==> flow/design.v <==
module Adder (input [31:0] a,input [31:0] b,
output [31:0] y);
assign y = a + b;
endmodule
module adder_pc(pc,pc_add);
input [31:0] pc;
output [31:0] pc_add;
assign pc_add = pc + 32'd4;
endmodule
module mux2_1(a,b,sel,out);
input [31:0] a,b;
input sel;
output [31:0]out;
assign out = (sel==1'b1) ? a : b;
endmodule
module mux2_1_5(a,b,sel,out);
input [4:0] a,b;
input sel;
output [4:0] out;
assign out= (sel) ? a : b;
endmodule
module mux_forwarding(input [31:0] Reg1,input [31:0] Alu_result,input [31:0] WB_result,input [1:0] signal_forwarding,output [31:0] result);
assign result = ( signal_forwarding== 2'b00 )? Reg1  : (signal_forwarding==2'b01) ? Alu_result : WB_result;
endmodule
module SignExtend(a,zero_ext,b);
input[15:0] a;
input zero_ext;
output reg [31:0] b;
always@(*)
begin
	b = {{16{a[15] & ~zero_ext}},{a}};
end
endmodule
module Shift_Left_Branch(input [31:0] imm,output reg [31:0]  branch_address);
always@(*)
begin
  branch_address = imm << 2;
end
endmodule 
module Shift_Left_Jump(imm, PC, jump);
input[25:0] imm;
input[3:0] PC;
output [31:0] jump;
assign jump = {PC, imm, 2'b00};
endmodule
module PC #(parameter WIDTH=8)(input clk,input  reset,input en,input [WIDTH-1:0] d,output reg [WIDTH-1:0] q); 
always @ (posedge clk)
if (reset==1'b1) 
q <= 0;
else if (en)
q <= d;
endmodule
module ALU(entr1,entr2,alu_ctrl,alu_result,zero);
input [31:0] entr1, entr2;
input [3:0] alu_ctrl;
output zero;
output reg [31:0] alu_result;
assign zero = (entr1 == entr2);
always@(*)
begin
  case(alu_ctrl) 
    4'b0000:
	    alu_result = entr1 + entr2;
    4'b0001: 
	    alu_result = entr1 - entr2;
    4'b0010: 
	    alu_result = entr1 & entr2;
    4'b0011: 
        alu_result = ~(entr1 | entr2);
    4'b0100:
        alu_result = entr1 | entr2;
    4'b0101:
        alu_result = {31'b0, ($signed(entr1) < $signed(entr2))};
    4'b0110:
        alu_result = {entr2[15:0], 16'b0};
    default:
        alu_result = entr1 + entr2;
  endcase
end
endmodule
module ALU_Control(aluOp,func,out);
input wire [3:0] aluOp;
input wire [5:0] func;
output reg [3:0] out;
always @(*)
begin
case (aluOp)
	4'b0000:  
	begin
	case (func)
	6'b100000: out = 4'b0000;  
	6'b100010: out = 4'b0001;  
	6'b100100: out = 4'b0010;  
	6'b100111: out = 4'b0011;  
	6'b100101: out = 4'b0100;  
	6'b101010: out = 4'b0101;  
	default:   out = 4'b0000;
	endcase  
	end
	4'b0100:  
	out = 4'b0000;  
	4'b0010:  
	out = 4'b0101;  
	4'b1100:  
	out = 4'b0010;  
	4'b1110:  
	out = 4'b0100;  
	4'b0001:  
	out = 4'b0110;  
	4'b0101:  
	out = 4'b0001;  
	default:
	out = 4'b0000;
endcase
end
endmodule
module Control(hazard_detected,Instruction,RegDst,Jump,Branch,BranchNe,MemRead,MemtoReg,ALUOp,MemWrite,ALUSrc,RegWrite,ZeroExt);
input hazard_detected;
input [5:0] Instruction;
output reg RegDst,Branch,BranchNe,Jump,MemtoReg,ALUSrc,RegWrite,ZeroExt;
output reg MemRead, MemWrite;
output reg [3:0] ALUOp;
always @(*)
begin
  RegDst = 1'b0;
  Jump = 1'b0;
  Branch = 1'b0;
  BranchNe = 1'b0;
  MemRead = 1'b0;
  MemtoReg = 1'b0;
  ALUOp = 4'b0100;
  MemWrite = 1'b0;
  ALUSrc = 1'b0;
  RegWrite = 1'b0;
  ZeroExt = 1'b0;
  if(hazard_detected)
  begin
  end
  else
  case (Instruction)
  6'b000000:  
  begin
    RegDst = 1'b1;
    ALUOp = 4'b0000;
    RegWrite = 1'b1;
  end
  6'b100011:  
  begin
    MemRead = 1'b1;
    MemtoReg = 1'b1;
    ALUSrc = 1'b1;
    RegWrite = 1'b1;
  end
  6'b101011:  
  begin
    MemWrite = 1'b1;
    ALUSrc = 1'b1;
  end
  6'b001010:  
  begin
    ALUOp = 4'b0010;
    ALUSrc = 1'b1;
    RegWrite = 1'b1;
  end
  6'b001111:  
  begin
    ALUOp = 4'b0001;
    ALUSrc = 1'b1;
    RegWrite = 1'b1;
  end
  6'b001000:  
  begin
    ALUSrc = 1'b1;
    RegWrite = 1'b1;
  end
  6'b001100:  
  begin
    ALUOp = 4'b1100;
    ALUSrc = 1'b1;
    RegWrite = 1'b1;
    ZeroExt = 1'b1;
  end
  6'b001101:  
  begin
    ALUOp = 4'b1110;
    ALUSrc = 1'b1;
    RegWrite = 1'b1;
    ZeroExt = 1'b1;
  end
  6'b000100:  
  begin
    Branch = 1'b1;
    ALUOp = 4'b0101;
  end
  6'b000101:  
  begin
    Branch = 1'b1;
    BranchNe = 1'b1;
    ALUOp = 4'b0101;
  end
  6'b000010:  
  begin
    Jump = 1'b1;
  end
  default: ;
  endcase
end
endmodule
module Register_File(clk, readreg1, readreg2, writereg, writedata, read_data1, read_data2, regwrite);
input clk;
input [4:0] readreg1, readreg2, writereg;  
input [31:0] writedata;  
input regwrite;  
output [31:0] read_data1, read_data2;
reg [31:0]reg_set[1:31];  
assign read_data1 = (readreg1 == 5'd0) ? 32'd0 :
                    (regwrite && writereg == readreg1) ? writedata : reg_set[readreg1];
assign read_data2 = (readreg2 == 5'd0) ? 32'd0 :
                    (regwrite && writereg == readreg2) ? writedata : reg_set[readreg2];
always @ (posedge clk) 
  if (regwrite && writereg != 5'd0) 
  reg_set[writereg] <= writedata;
endmodule
module hazard_detection(input use_src1,input use_src2,input [4:0] src1_ID,input [4:0] src2_ID,input [4:0] dest_d_e,
input mem_read_d_e,output hazard_detected);
wire exe_hazard;
assign exe_hazard = mem_read_d_e && (dest_d_e != 5'd0) &&
                    ((use_src1 && src1_ID == dest_d_e) || (use_src2 && src2_ID == dest_d_e));
assign hazard_detected = exe_hazard;
endmodule
module forwarding_EXE (input [4:0] src1_d_e,input [4:0] src2_d_e,input [4:0] dest_MEM,input [4:0] dest_WB,input WB_EN_MEM, WB_EN_WB,
output reg [1:0] val1_sel, val2_sel);
always @ (*) 
begin
  {val1_sel, val2_sel} = 0;
    if (WB_EN_MEM && dest_MEM != 5'd0 && src1_d_e == dest_MEM) val1_sel = 2'b01;
    else if (WB_EN_WB && dest_WB != 5'd0 && src1_d_e == dest_WB) val1_sel = 2'b10;
    if (WB_EN_MEM && dest_MEM != 5'd0 && src2_d_e == dest_MEM) val2_sel = 2'b01;
    else if (WB_EN_WB && dest_WB != 5'd0 && src2_d_e == dest_WB) val2_sel = 2'b10;
end
endmodule
module F_D (input clk,input rst,input STALL,input FLUSH,input [31:0] PCIn,input [31:0] instructionIn,output reg [31:0] PC,output reg [31:0] instruction);
always @ (posedge clk) begin
  if (rst || FLUSH)
  begin
    PC <= 0;
    instruction <= 0;
  end
  else 
  begin
    if (STALL)
    begin
    end
    else 
    begin
      instruction <= instructionIn;
      PC <= PCIn;
    end
  end
end 
endmodule
module D_EX(input clk,rst,flush,input [4:0] src_1,input [4:0] src_2,input [4:0] dest_in,input [31:0] Reg1_in,
input [31:0] Reg2_in,input [31:0] imm_in,input Branch_in,input BranchNe_in,
input MemtoReg_in,input MemRead_in,input MemWrite_in,input RegWrite_in,input ALUSrc_in,
input [3:0] alu_control_out_in,
input [31:0] branch_pc_in,output reg [4:0] src_1_out,output reg [4:0] src_2_out,output reg [4:0] dest_out,
output reg [31:0] Reg1_out,output reg [31:0] Reg2_out,
output reg [31:0] imm_out,output reg Branch_out,output reg BranchNe_out,
output reg MemtoReg_out,output reg MemRead_out,output reg MemWrite_out,output reg RegWrite_out,output reg ALUSrc_out,
output reg [3:0] alu_control_out_out,
output reg [31:0] branch_pc_out);
always @(posedge clk)
begin
    if (rst || flush) 
        begin
        src_1_out<=0;
        src_2_out<=0;        
        Reg1_out<=0;
        Reg2_out<=0;
        dest_out<=0;
        imm_out<=0;
        Branch_out<=0;
        BranchNe_out<=0;
        MemtoReg_out<=0;
        MemRead_out<=0;
        MemWrite_out<=0;
        RegWrite_out<=0;
        ALUSrc_out<=0;
        alu_control_out_out<=0;
        branch_pc_out<=0;
        end
    else
        begin
        src_1_out<=src_1;
        src_2_out<=src_2;
        Reg1_out<=Reg1_in;
        Reg2_out<=Reg2_in;
        dest_out<=dest_in;
        imm_out<=imm_in;
        Branch_out<=Branch_in;
        BranchNe_out<=BranchNe_in;
        MemtoReg_out<=MemtoReg_in;
        MemRead_out<=MemRead_in;
        MemWrite_out<=MemWrite_in;
        RegWrite_out<=RegWrite_in;
        ALUSrc_out<=ALUSrc_in;
        alu_control_out_out<=alu_control_out_in;
        branch_pc_out<=branch_pc_in;
        end
end
endmodule
module EX_MEM(input clk,input rst,input [4:0] dest,input memwrite,input memtoreg,input regwrite,
input [31:0] alu_result,input [31:0] store_data,
output reg [4:0] dest_out,output reg memwrite_out,output reg memtoreg_out,output reg regwrite_out,
output reg [31:0] alu_result_out,output reg [31:0] store_data_out);
always @(posedge clk)
begin
if (rst) begin
    dest_out<=0;
    memwrite_out<=0;
    memtoreg_out<=0;
    regwrite_out<=0;
    alu_result_out<=0;
    store_data_out<=0;
end
else
begin
    dest_out<=dest;
    memwrite_out<=memwrite;
    memtoreg_out<=memtoreg;
    regwrite_out<=regwrite;
    alu_result_out<=alu_result;
    store_data_out<=store_data;
end
end
endmodule
module MEM_WB(input clk,input rst,input [4:0] dest,input regwrite,input [31:0] result,
output reg [4:0] dest_out,output reg regwrite_out,output reg [31:0] result_out);
always @(posedge clk)
begin
if (rst) begin
    dest_out<=0;
    regwrite_out<=0;
    result_out<=0;
end
else
begin
    dest_out<=dest;
    regwrite_out<=regwrite;
    result_out<=result;
end
end
endmodule
module DATAPATH_CON_PIPELINE(clk,reset,imem_addr,imem_rdata,dmem_addr,dmem_wdata,dmem_we,dmem_rdata);
input clk; 
input reset;
output [31:0] imem_addr;
input  [31:0] imem_rdata;
output [31:0] dmem_addr;
output [31:0] dmem_wdata;
output dmem_we;
input  [31:0] dmem_rdata;
wire [31:0] address_final; 
wire [31:0] Out_PC; 
wire [31:0] next_pc;
wire [31:0] Instruction; 
wire RegDst,Jump,MemtoReg,ALUsrc,RegWrite,Branch,BranchNe,ZeroExt; 
wire MemRead, MemWrite; 
wire [3:0] ALUOP;
wire [4:0] writereg;
wire [31:0] read_data1,read_data2;
wire [31:0] sign_extended;
wire [3:0] alucontrol;
wire [31:0] mux_alu;
wire [31:0] alu_result;
wire zero; 
wire [31:0] Jump_address;
wire [31:0] shift_left_branch;
wire [31:0] branch_pc;
wire [31:0] mux_branch_out;
wire [31:0] DM_mux;
wire [4:0] src_1_d_e,src_2_d_e;
wire [4:0] dest_d_e;
wire [31:0] reg1_d_e;
wire [31:0] reg2_d_e;
wire [31:0] imm_d_e;
wire branch_d_e,branchne_d_e;
wire MemtoReg_d_e,MemRead_d_e,MemWrite_d_e,RegWrite_d_e,ALUsrc_d_e;
wire [3:0] alucontrol_d_e;
wire [31:0] branch_pc_d_e;
wire [4:0] dest_e_m;
wire MemWrite_e_m,MemtoReg_e_m,RegWrite_e_m;
wire [31:0] alu_result_e_m,store_data_e_m;
wire [4:0] dest_m_w;
wire RegWrite_m_w;
wire [31:0] result_m_w;
wire [31:0] PC_F_D,inst_F_D;
wire [1:0] val1,val2;
wire hazard_detected;
wire [31:0] val_1_mux_forw,val_2_mux_forw;
wire branch_taken;
wire use_src1,use_src2;
assign imem_addr = Out_PC;
assign Instruction = imem_rdata;
PC #(32)call_pc(.clk(clk),.reset(reset),.en(~hazard_detected | branch_taken),.d(next_pc),.q(Out_PC));
adder_pc call_adder_pc(.pc(Out_PC),.pc_add(address_final));
mux2_1 call_mux2_1_jump(.a(Jump_address),.b(address_final),.sel(Jump),.out(mux_branch_out));
mux2_1 call_mux2_1_branch(.a(branch_pc_d_e),.b(mux_branch_out),.sel(branch_taken),.out(next_pc));
F_D call_F_D(.clk(clk),.rst(reset),.STALL(hazard_detected),.FLUSH(branch_taken | Jump),.PCIn(address_final),.instructionIn(Instruction),.PC(PC_F_D),.instruction(inst_F_D));
Register_File call_RF(.clk(clk),.readreg1(inst_F_D[25:21]),.readreg2(inst_F_D[20:16]),
.writereg(dest_m_w),.writedata(result_m_w),.read_data1(read_data1),.read_data2(read_data2),.regwrite(RegWrite_m_w));
assign use_src1 = (inst_F_D[31:26] != 6'b000010) && (inst_F_D[31:26] != 6'b001111);
assign use_src2 = (inst_F_D[31:26] == 6'b000000) || (inst_F_D[31:26] == 6'b101011) ||
                  (inst_F_D[31:26] == 6'b000100) || (inst_F_D[31:26] == 6'b000101);
hazard_detection call_hazard(.use_src1(use_src1),.use_src2(use_src2),.src1_ID(inst_F_D[25:21]),.src2_ID(inst_F_D[20:16]),.dest_d_e(dest_d_e),
.mem_read_d_e(MemRead_d_e),.hazard_detected(hazard_detected));
Control call_Control(.hazard_detected(hazard_detected),.Instruction(inst_F_D[31:26]),.RegDst(RegDst),.Jump(Jump),.Branch(Branch),.BranchNe(BranchNe),.MemRead(MemRead),
.MemtoReg(MemtoReg),.ALUOp(ALUOP),.MemWrite(MemWrite),.ALUSrc(ALUsrc),.RegWrite(RegWrite),.ZeroExt(ZeroExt));
mux2_1_5 call_mux2_1_5bits(.a(inst_F_D[15:11]),.b(inst_F_D[20:16]),.sel(RegDst),.out(writereg));
SignExtend call_Signextend(.a(inst_F_D[15:0]),.zero_ext(ZeroExt),.b(sign_extended));
ALU_Control call_alu_control(.aluOp(ALUOP),.func(inst_F_D[5:0]),.out(alucontrol));
Shift_Left_Jump call_shift_jump(.imm(inst_F_D[25:0]),.PC(PC_F_D[31:28]),.jump(Jump_address));
Shift_Left_Branch call_shift_branch(.imm(sign_extended),.branch_address(shift_left_branch));
Adder call_adder(.a(PC_F_D),.b(shift_left_branch),.y(branch_pc));
D_EX ID_IE(.clk(clk),.rst(reset),.flush(branch_taken),.src_1(inst_F_D[25:21]),.src_2(inst_F_D[20:16]),.dest_in(writereg),
.Reg1_in(read_data1),.Reg2_in(read_data2),.imm_in(sign_extended),.Branch_in(Branch),.BranchNe_in(BranchNe),
.MemtoReg_in(MemtoReg),.MemRead_in(MemRead),.MemWrite_in(MemWrite),.RegWrite_in(RegWrite),.ALUSrc_in(ALUsrc),
.alu_control_out_in(alucontrol),.branch_pc_in(branch_pc),
.src_1_out(src_1_d_e),.src_2_out(src_2_d_e),.dest_out(dest_d_e),
.Reg1_out(reg1_d_e),.Reg2_out(reg2_d_e),.imm_out(imm_d_e),.Branch_out(branch_d_e),.BranchNe_out(branchne_d_e),
.MemtoReg_out(MemtoReg_d_e),.MemRead_out(MemRead_d_e),.MemWrite_out(MemWrite_d_e),.RegWrite_out(RegWrite_d_e),.ALUSrc_out(ALUsrc_d_e),
.alu_control_out_out(alucontrol_d_e),.branch_pc_out(branch_pc_d_e));
forwarding_EXE call_forwarding(.src1_d_e(src_1_d_e),.src2_d_e(src_2_d_e),
.dest_MEM(dest_e_m),.dest_WB(dest_m_w),.WB_EN_MEM(RegWrite_e_m),.WB_EN_WB(RegWrite_m_w),.val1_sel(val1),.val2_sel(val2));
mux_forwarding call_3_forwarding_1(.Reg1(reg1_d_e),.Alu_result(alu_result_e_m),.WB_result(result_m_w),.signal_forwarding(val1),.result(val_1_mux_forw));
mux_forwarding call_3_forwarding_2(.Reg1(reg2_d_e),.Alu_result(alu_result_e_m),.WB_result(result_m_w),.signal_forwarding(val2),.result(val_2_mux_forw));
mux2_1 mux_antes_del_alu(.a(imm_d_e),.b(val_2_mux_forw),.sel(ALUsrc_d_e),.out(mux_alu));
ALU call_ALU(.entr1(val_1_mux_forw),.entr2(mux_alu),.alu_ctrl(alucontrol_d_e),.alu_result(alu_result),.zero(zero));
assign branch_taken = branch_d_e & (zero ^ branchne_d_e);
EX_MEM call_ex_mem(.clk(clk),.rst(reset),.dest(dest_d_e),.memwrite(MemWrite_d_e),.memtoreg(MemtoReg_d_e),.regwrite(RegWrite_d_e),
.alu_result(alu_result),.store_data(val_2_mux_forw),
.dest_out(dest_e_m),.memwrite_out(MemWrite_e_m),.memtoreg_out(MemtoReg_e_m),.regwrite_out(RegWrite_e_m),
.alu_result_out(alu_result_e_m),.store_data_out(store_data_e_m));
assign dmem_addr  = alu_result_e_m;
assign dmem_wdata = store_data_e_m;
assign dmem_we    = MemWrite_e_m;
mux2_1 call_mux_data_memory(.a(dmem_rdata),.b(alu_result_e_m),.sel(MemtoReg_e_m),.out(DM_mux));
MEM_WB call_mem_wb(.clk(clk),.rst(reset),.dest(dest_e_m),.regwrite(RegWrite_e_m),.result(DM_mux),
.dest_out(dest_m_w),.regwrite_out(RegWrite_m_w),.result_out(result_m_w));
endmodule
## Tool chain data of DATAPATH_CON_PIPELINE

Tool output for the design above, in the order of the flow.
Line numbers count from 1 in the design file above.
Operators carry their Yosys type and port widths (W data, S select, Z words).
Library cell names are shortened.
A cell with - has no value.

| design | value |
|---|---|
| top module | DATAPATH_CON_PIPELINE |
| clock port | clk |
| cell library | sky130hd |
| library corner | tt_025C_1v80 |

## Elaborated design

Counts by Yosys on the flattened word-level netlist (proc, flatten, opt, wreduce; memories kept). Print and check cells are left out. Cells with the same type and inputs are merged into one.
Memory sizes are those after Yosys's memory passes, which may raise the word count (mostly to a power of two), join words into wider ones and drop unused or constant bits.

| bit counts | value |
|---|---|
| clocked read ports x word width | 64 |
| output and inout port bits | 97 |
| bits in writable memories | 992 |
| bits in registers | 280 |
| memory cells | 1 |
| input bits | 66 |
| word-level cells | 143 |

| operators by class | value |
|---|---|
| reduce/logical cells | 33 |
| $lt $le $gt $ge | 1 |
| bitwise logic cells | 10 |
| muxes and demuxes | 33 |
| $add $sub $neg | 4 |
| eq/ne operators | 37 |

Memory list:

| memory | words | bits a word | rd ports | write ports | line | source |
|---|---|---|---|---|---|---|
| call_RF.reg_set | 31 | 32 | 2 | 1 | 215 | `reg [31:0]reg_set[1:31];` |

Operators with widths:

| cell | number |
|---|---|
| $mux W32 | 9 |
| $pmux W32 S6 | 1 |
| $add A32 B32 Y32 | 2 |
| $pmux W4 S6 | 2 |
| $eq A6 B6 Y1 const B | 7 |
| $add A32 B3 Y32 const B | 1 |
| $sub A32 B32 Y32 | 1 |
| $lt A32 B32 Y1 | 1 |
| $eq A32 B32 Y1 | 1 |
| $and A32 B32 Y32 | 1 |
| $or A32 B32 Y32 | 1 |
| $not A32 Y32 | 1 |
| $eq A5 B5 Y1 | 6 |
| $eq A6 B4 Y1 const B | 5 |
| $eq A4 B3 Y1 const B | 4 |
| $reduce_bool A5 Y1 | 3 |
| $pmux W3 S5 | 1 |
| $reduce_or A7 Y1 | 2 |
| $mux W1 | 13 |
| $eq A4 B2 Y1 const B | 3 |
| $eq A6 B3 Y1 const B | 2 |
| $logic_and A1 B1 Y1 | 11 |
| $reduce_or A2 Y1 | 5 |
| $logic_not A5 Y1 | 2 |
| $mux W5 | 2 |
| $eq A4 B1 Y1 const B | 2 |
| $eq A4 B4 Y1 const B | 2 |
| $mux W2 | 4 |

Not listed: further kinds 13, cells in them 23.

## Longest topological paths

Yosys ltp: most cells in a row. Word level: on the elaborated netlist, between registers, memories and ports. Mapped: between sequential cells and ports; inverters and the memories' decode and read muxes count.

| depth | value |
|---|---|
| depth in word-level cells | 14 |
| ABC_AREA | 0 |
| mapped depth | 22 |
| gate-level depth less buffers | 18 |

## Mapped cells and area

The flow's flattened synthesis, as Yosys stat reports it; memories are mapped. The netlist is that of the ABC_AREA named above (0 if unset); the other value can give another one.
The area totals of this step are shown rounded.

| mapped netlist | value |
|---|---|
| mapped flip-flops | 1338 |
| mapped area | 0.066 mm^2 |
| sequential part of the area | 0.03672 mm^2 |
| cell count | 4620 |

Cell types:

| cell type | number |
|---|---|
| edfxtp_1 | 992 |
| mux4_2 | 576 |
| dfxtp_1 | 346 |
| mux2i_1 | 240 |
| nor2_1 | 448 |
| ha_1 | 126 |
| a21oi_1 | 274 |
| a211oi_1 | 140 |
| clkbuf_1 | 257 |
| nand2_1 | 207 |
| xnor2_1 | 83 |
| o21ai_0 | 123 |
| inv_1 | 131 |
| xor2_1 | 44 |
| nor2b_1 | 51 |
| and3_1 | 47 |
| a221oi_1 | 32 |
| mux2_2 | 20 |

Not listed: further types 55, cells in them 483.
The figures by module come from a second, unflattened synthesis with its own total; it is not the netlist above.

| unflattened totals | value |
|---|---|
| cells (unflattened synthesis) | 5355 |
| area (unflattened synthesis) | 0.07152 mm^2 |

Rows give one instance, submodules left out.

By module:

| module | instances | sequential area (mm^2) | area (mm^2) | cells |
|---|---|---|---|---|
| Register_File | 1 | 0.02979 | 0.0472 | 2759 |
| ALU | 1 | 0 | 0.005159 | 792 |
| D_EX | 1 | 0.003083 | 0.004803 | 342 |
| F_D | 1 | 0.001281 | 0.002349 | 207 |
| mux2_1 | 4 | 0 | 0.0005443 | 36 |
| EX_MEM | 1 | 0.001441 | 0.001982 | 152 |
| Adder | 1 | 0 | 0.001739 | 248 |
| mux_forwarding | 2 | 0 | 0.0007144 | 107 |
| MEM_WB | 1 | 0.0007607 | 0.001212 | 80 |
| PC #(WIDTH=32) | 1 | 0.0006406 | 0.001164 | 103 |
| adder_pc | 1 | 0 | 0.0005806 | 83 |
| Control | 1 | 0 | 0.0002915 | 42 |
| forwarding_EXE | 1 | 0 | 0.0002577 | 34 |
| SignExtend | 1 | 0 | 0.0002465 | 32 |

Further modules, not shown: 6.

## Worst setup path after synthesis

OpenSTA on the mapped netlist: ideal clock, no wires. The path of least setup slack (recovery checks aside). Input and output delay are each 20% of the period. Register names are those of the netlist, which keeps one name where synthesis merged equal registers.

| timing post-synthesis | value |
|---|---|
| path type | register -> register |
| from | reg call_mem_wb.dest_out[3] |
| to | reg ID_IE.MemtoReg_out |
| path delay | 5.273 ns |
| period | 7.5 ns |
| launch time at the first pin | 0.000 ns |
| path slack | 2.227 ns |
| data arrival time | 5.200 ns |
| driving pins on the path | 19 |
| required time | 7.427 ns |
| period reached after synthesis | 5.273 ns |

"path delay" is the arrival time less input delay plus setup time.
"driving pins on the path": output pins that drive a net of the path, with the launching flip-flop's if there is one; two outputs of one cell count as two.
"period reached after synthesis" is the clock period less the worst setup slack; recovery checks do not enter. This is arithmetic on one report: input and output delays are still those of the set period (20% each).
The rows between start and end are the longest chain of elaborated cells between them; the timing report does not say that the signal goes this way. Where chains are equally long, one stands for them.
A line is the first line of the expression or statement that the cell stems from. Yosys adds cells for indexed reads and writes and turns some case tables into memories.

| on the way, post-synthesis | value |
|---|---|
| cells stage by stage | dfxtp_1 buf_1 xnor2_1 nand3_1 nor4_1 clkbuf_1 mux2i_1 o21ai_0 ha_1 clkbuf_1 or4_1 or2_0 or3_1 o31a_1 o21ai_1 buf_4 nand2_2 or4_1 nor3b_2 |
| cells in the longest elaborated chain | 14 |
| elaborated cells between the ends (all ways) | 24 |
| those cells by class | eq/ne: 5; mux: 9; logic: 2; reduce/logical: 8 |

Ends and longest elaborated chain, post-synthesis:

| element | line | source |
|---|---|---|
| start: declaration | 338 | `output reg [4:0] dest_out,output reg regwrite_out,output reg [31:0] result_out);` |
| start: assignment | 342 | `dest_out<=0;` |
| start: assignment | 348 | `dest_out<=dest;` |
| $reduce_bool A5 Y1 | 239 | `else if (WB_EN_WB && dest_WB != 5'd0 && src2_d_e == dest_WB) val2_sel = 2'b10;` |
| $logic_and A1 B1 Y1 x2 | 239 |  |
| $mux W2 | 239 |  |
| $mux W2 | 238 | `if (WB_EN_MEM && dest_MEM != 5'd0 && src2_d_e == dest_MEM) val2_sel = 2'b01;` |
| $eq A2 B1 Y1 | 23 | `assign result = ( signal_forwarding== 2'b00 )? Reg1  : (signal_forwarding==2'b01) ? Alu_result : WB_result;` |
| $mux W32 x2 | 23 |  |
| $mux W32 | 14 | `assign out = (sel==1'b1) ? a : b;` |
| $eq A32 B32 Y1 | 58 | `assign zero = (entr1 == entr2);` |
| $xor A1 B1 Y1 | 439 | `assign branch_taken = branch_d_e & (zero ^ branchne_d_e);` |
| $and A1 B1 Y1 | 439 |  |
| $logic_or A1 B1 Y1 | 274 | `if (rst \|\| flush)` |
| $reduce_or A2 Y1 | - |  |
| end: assignment | 284 | `MemtoReg_out<=0;` |
| end: assignment | 302 | `MemtoReg_out<=MemtoReg_in;` |
| end: declaration | 269 | `output reg MemtoReg_out,output reg MemRead_out,output reg MemWrite_out,output reg RegWrite_out,output reg ALUS ...` |

## Path in the finished layout

From the final timing report of job 1: the path of least setup slack in the routed layout; clock arrival at registers is part of the times.

| timing after layout | value |
|---|---|
| path type | register -> register |
| from | reg call_ex_mem.dest_out[1] |
| to | reg ID_IE.branch_pc_out[26] |
| data arrival time | 7.46 ns |
| required time | 8.21 ns |
| driving pins on the path | 17 |
| launch time at the first pin | 0.78 ns |
| path slack | 0.74 ns |
| period | 7.5 ns |

The rows between start and end are the longest chain of elaborated cells between them; the timing report does not say that the signal goes this way. Where chains are equally long, one stands for them.

| on the way, after layout | value |
|---|---|
| cells stage by stage | dfxtp_1 or4_1 o21ai_0 nand4b_1 buf_4 o21ai_0 o21ai_0 ha_1 or3_1 or2_0 or3_1 o31a_1 o21ai_4 buf_4 nand2_2 buf_4 nor4_1 |
| cells in the longest elaborated chain | 12 |
| elaborated cells between the ends (all ways) | 21 |
| those cells by class | eq/ne: 5; mux: 7; logic: 2; reduce/logical: 7 |

Ends and longest elaborated chain, after layout:

| element | line | source |
|---|---|---|
| start: declaration | 314 | `output reg [4:0] dest_out,output reg memwrite_out,output reg memtoreg_out,output reg regwrite_out,` |
| start: assignment | 319 | `dest_out<=0;` |
| start: assignment | 328 | `dest_out<=dest;` |
| $reduce_bool A5 Y1 | 238 | `if (WB_EN_MEM && dest_MEM != 5'd0 && src2_d_e == dest_MEM) val2_sel = 2'b01;` |
| $logic_and A1 B1 Y1 x2 | 238 |  |
| $mux W2 | 238 |  |
| $eq A2 B1 Y1 | 23 | `assign result = ( signal_forwarding== 2'b00 )? Reg1  : (signal_forwarding==2'b01) ? Alu_result : WB_result;` |
| $mux W32 x2 | 23 |  |
| $mux W32 | 14 | `assign out = (sel==1'b1) ? a : b;` |
| $eq A32 B32 Y1 | 58 | `assign zero = (entr1 == entr2);` |
| $xor A1 B1 Y1 | 439 | `assign branch_taken = branch_d_e & (zero ^ branchne_d_e);` |
| $and A1 B1 Y1 | 439 |  |
| $logic_or A1 B1 Y1 | 274 | `if (rst \|\| flush)` |
| end: assignment | 290 | `branch_pc_out<=0;` |
| end: assignment | 308 | `branch_pc_out<=branch_pc_in;` |
| end: declaration | 271 | `output reg [31:0] branch_pc_out);` |

Data sheet: physical implementation of DATAPATH_CON_PIPELINE

Measured data: module DATAPATH_CON_PIPELINE, platform sky130hd, 4 stored runs of the flow under differing settings, order arbitrary. Input and output delays are each 20% of the period that was set; the output load is 0.01 pF.
"period achieved": clock period set for the run, less the worst setup slack. It is reckoned from that one timing run; input and output delays stay at 20% of the period that was set.
"allowed time less slack (worst setup path)" is the time allowed to the run's worst setup path (the clock period less input and output delay, where it has them) less its slack. Clock arrival times count: a late capture clock shortens it, a late launch clock lengthens it.
Values from the reports are rounded here.
Settings: - = not set for that run.
Results: - = not shown.

| item | job 1 | job 2 | job 3 | job 4 |
|---|---|---|---|---|
| CORE_UTILIZATION | 40 | 48 | 65 | 21 |
| period_ns | 7.5 | 4.41 | 7.5 | 9.25 |
| CAP_MARGIN | 20 | 30 | 20 | 30 |
| CORE_MARGIN | 2 | 8 | 5 | 5 |
| SLEW_MARGIN | 20 | 35 | 30 | 10 |
| GPL_TIMING_DRIVEN | - | 1 | 0 | - |
| MIN_ROUTING_LAYER | - | met2 | - | met1 |
| PLACE_DENSITY_LB_ADDON | - | 0.3 | - | 0.24 |
| ABC_AREA | - | - | 1 | - |
| CELL_PAD_IN_SITES_GLOBAL_PLACEMENT | - | - | 2 | - |
| CTS_CLUSTER_DIAMETER | - | - | 99 | 117 |
| HOLD_SLACK_MARGIN | - | - | 0.3 | - |
| MAX_ROUTING_LAYER | - | - | met4 | - |
| CTS_CLUSTER_SIZE | - | - | - | 70 |
| GPL_ROUTABILITY_DRIVEN | - | - | - | 1 |
| SETUP_SLACK_MARGIN | - | - | - | 1.43 |
| TNS_END_PERCENT | - | - | - | 45 |
| chip area after synthesis (Yosys) (mm^2) | 0.066 | 0.066 | - | 0.066 |
| period achieved (ns) | 6.756 | 5.128 | - | 6.791 |
| allowed time less slack (worst setup path) (ns) | 6.76 | 5.13 | - | 6.79 |
| class of the worst setup path | register -> register | register -> register | - | register -> register |
| std-cell area (final layout) (mm^2) | 0.07506 | 0.08223 | - | 0.07467 |
| area inside the die boundary (mm^2) | 0.1683 | 0.1496 | - | 0.3256 |
| utilization after layout (%) | 45.7 | 60.0 | - | 23.9 |
| sum of negative setup slack (ns) | 0.000 | -143.5 | - | 0.000 |
| worst setup slack after layout (ns) | 0.744 | -0.718 | - | 2.459 |

Job 3: incomplete, placement halted on GPL-0301
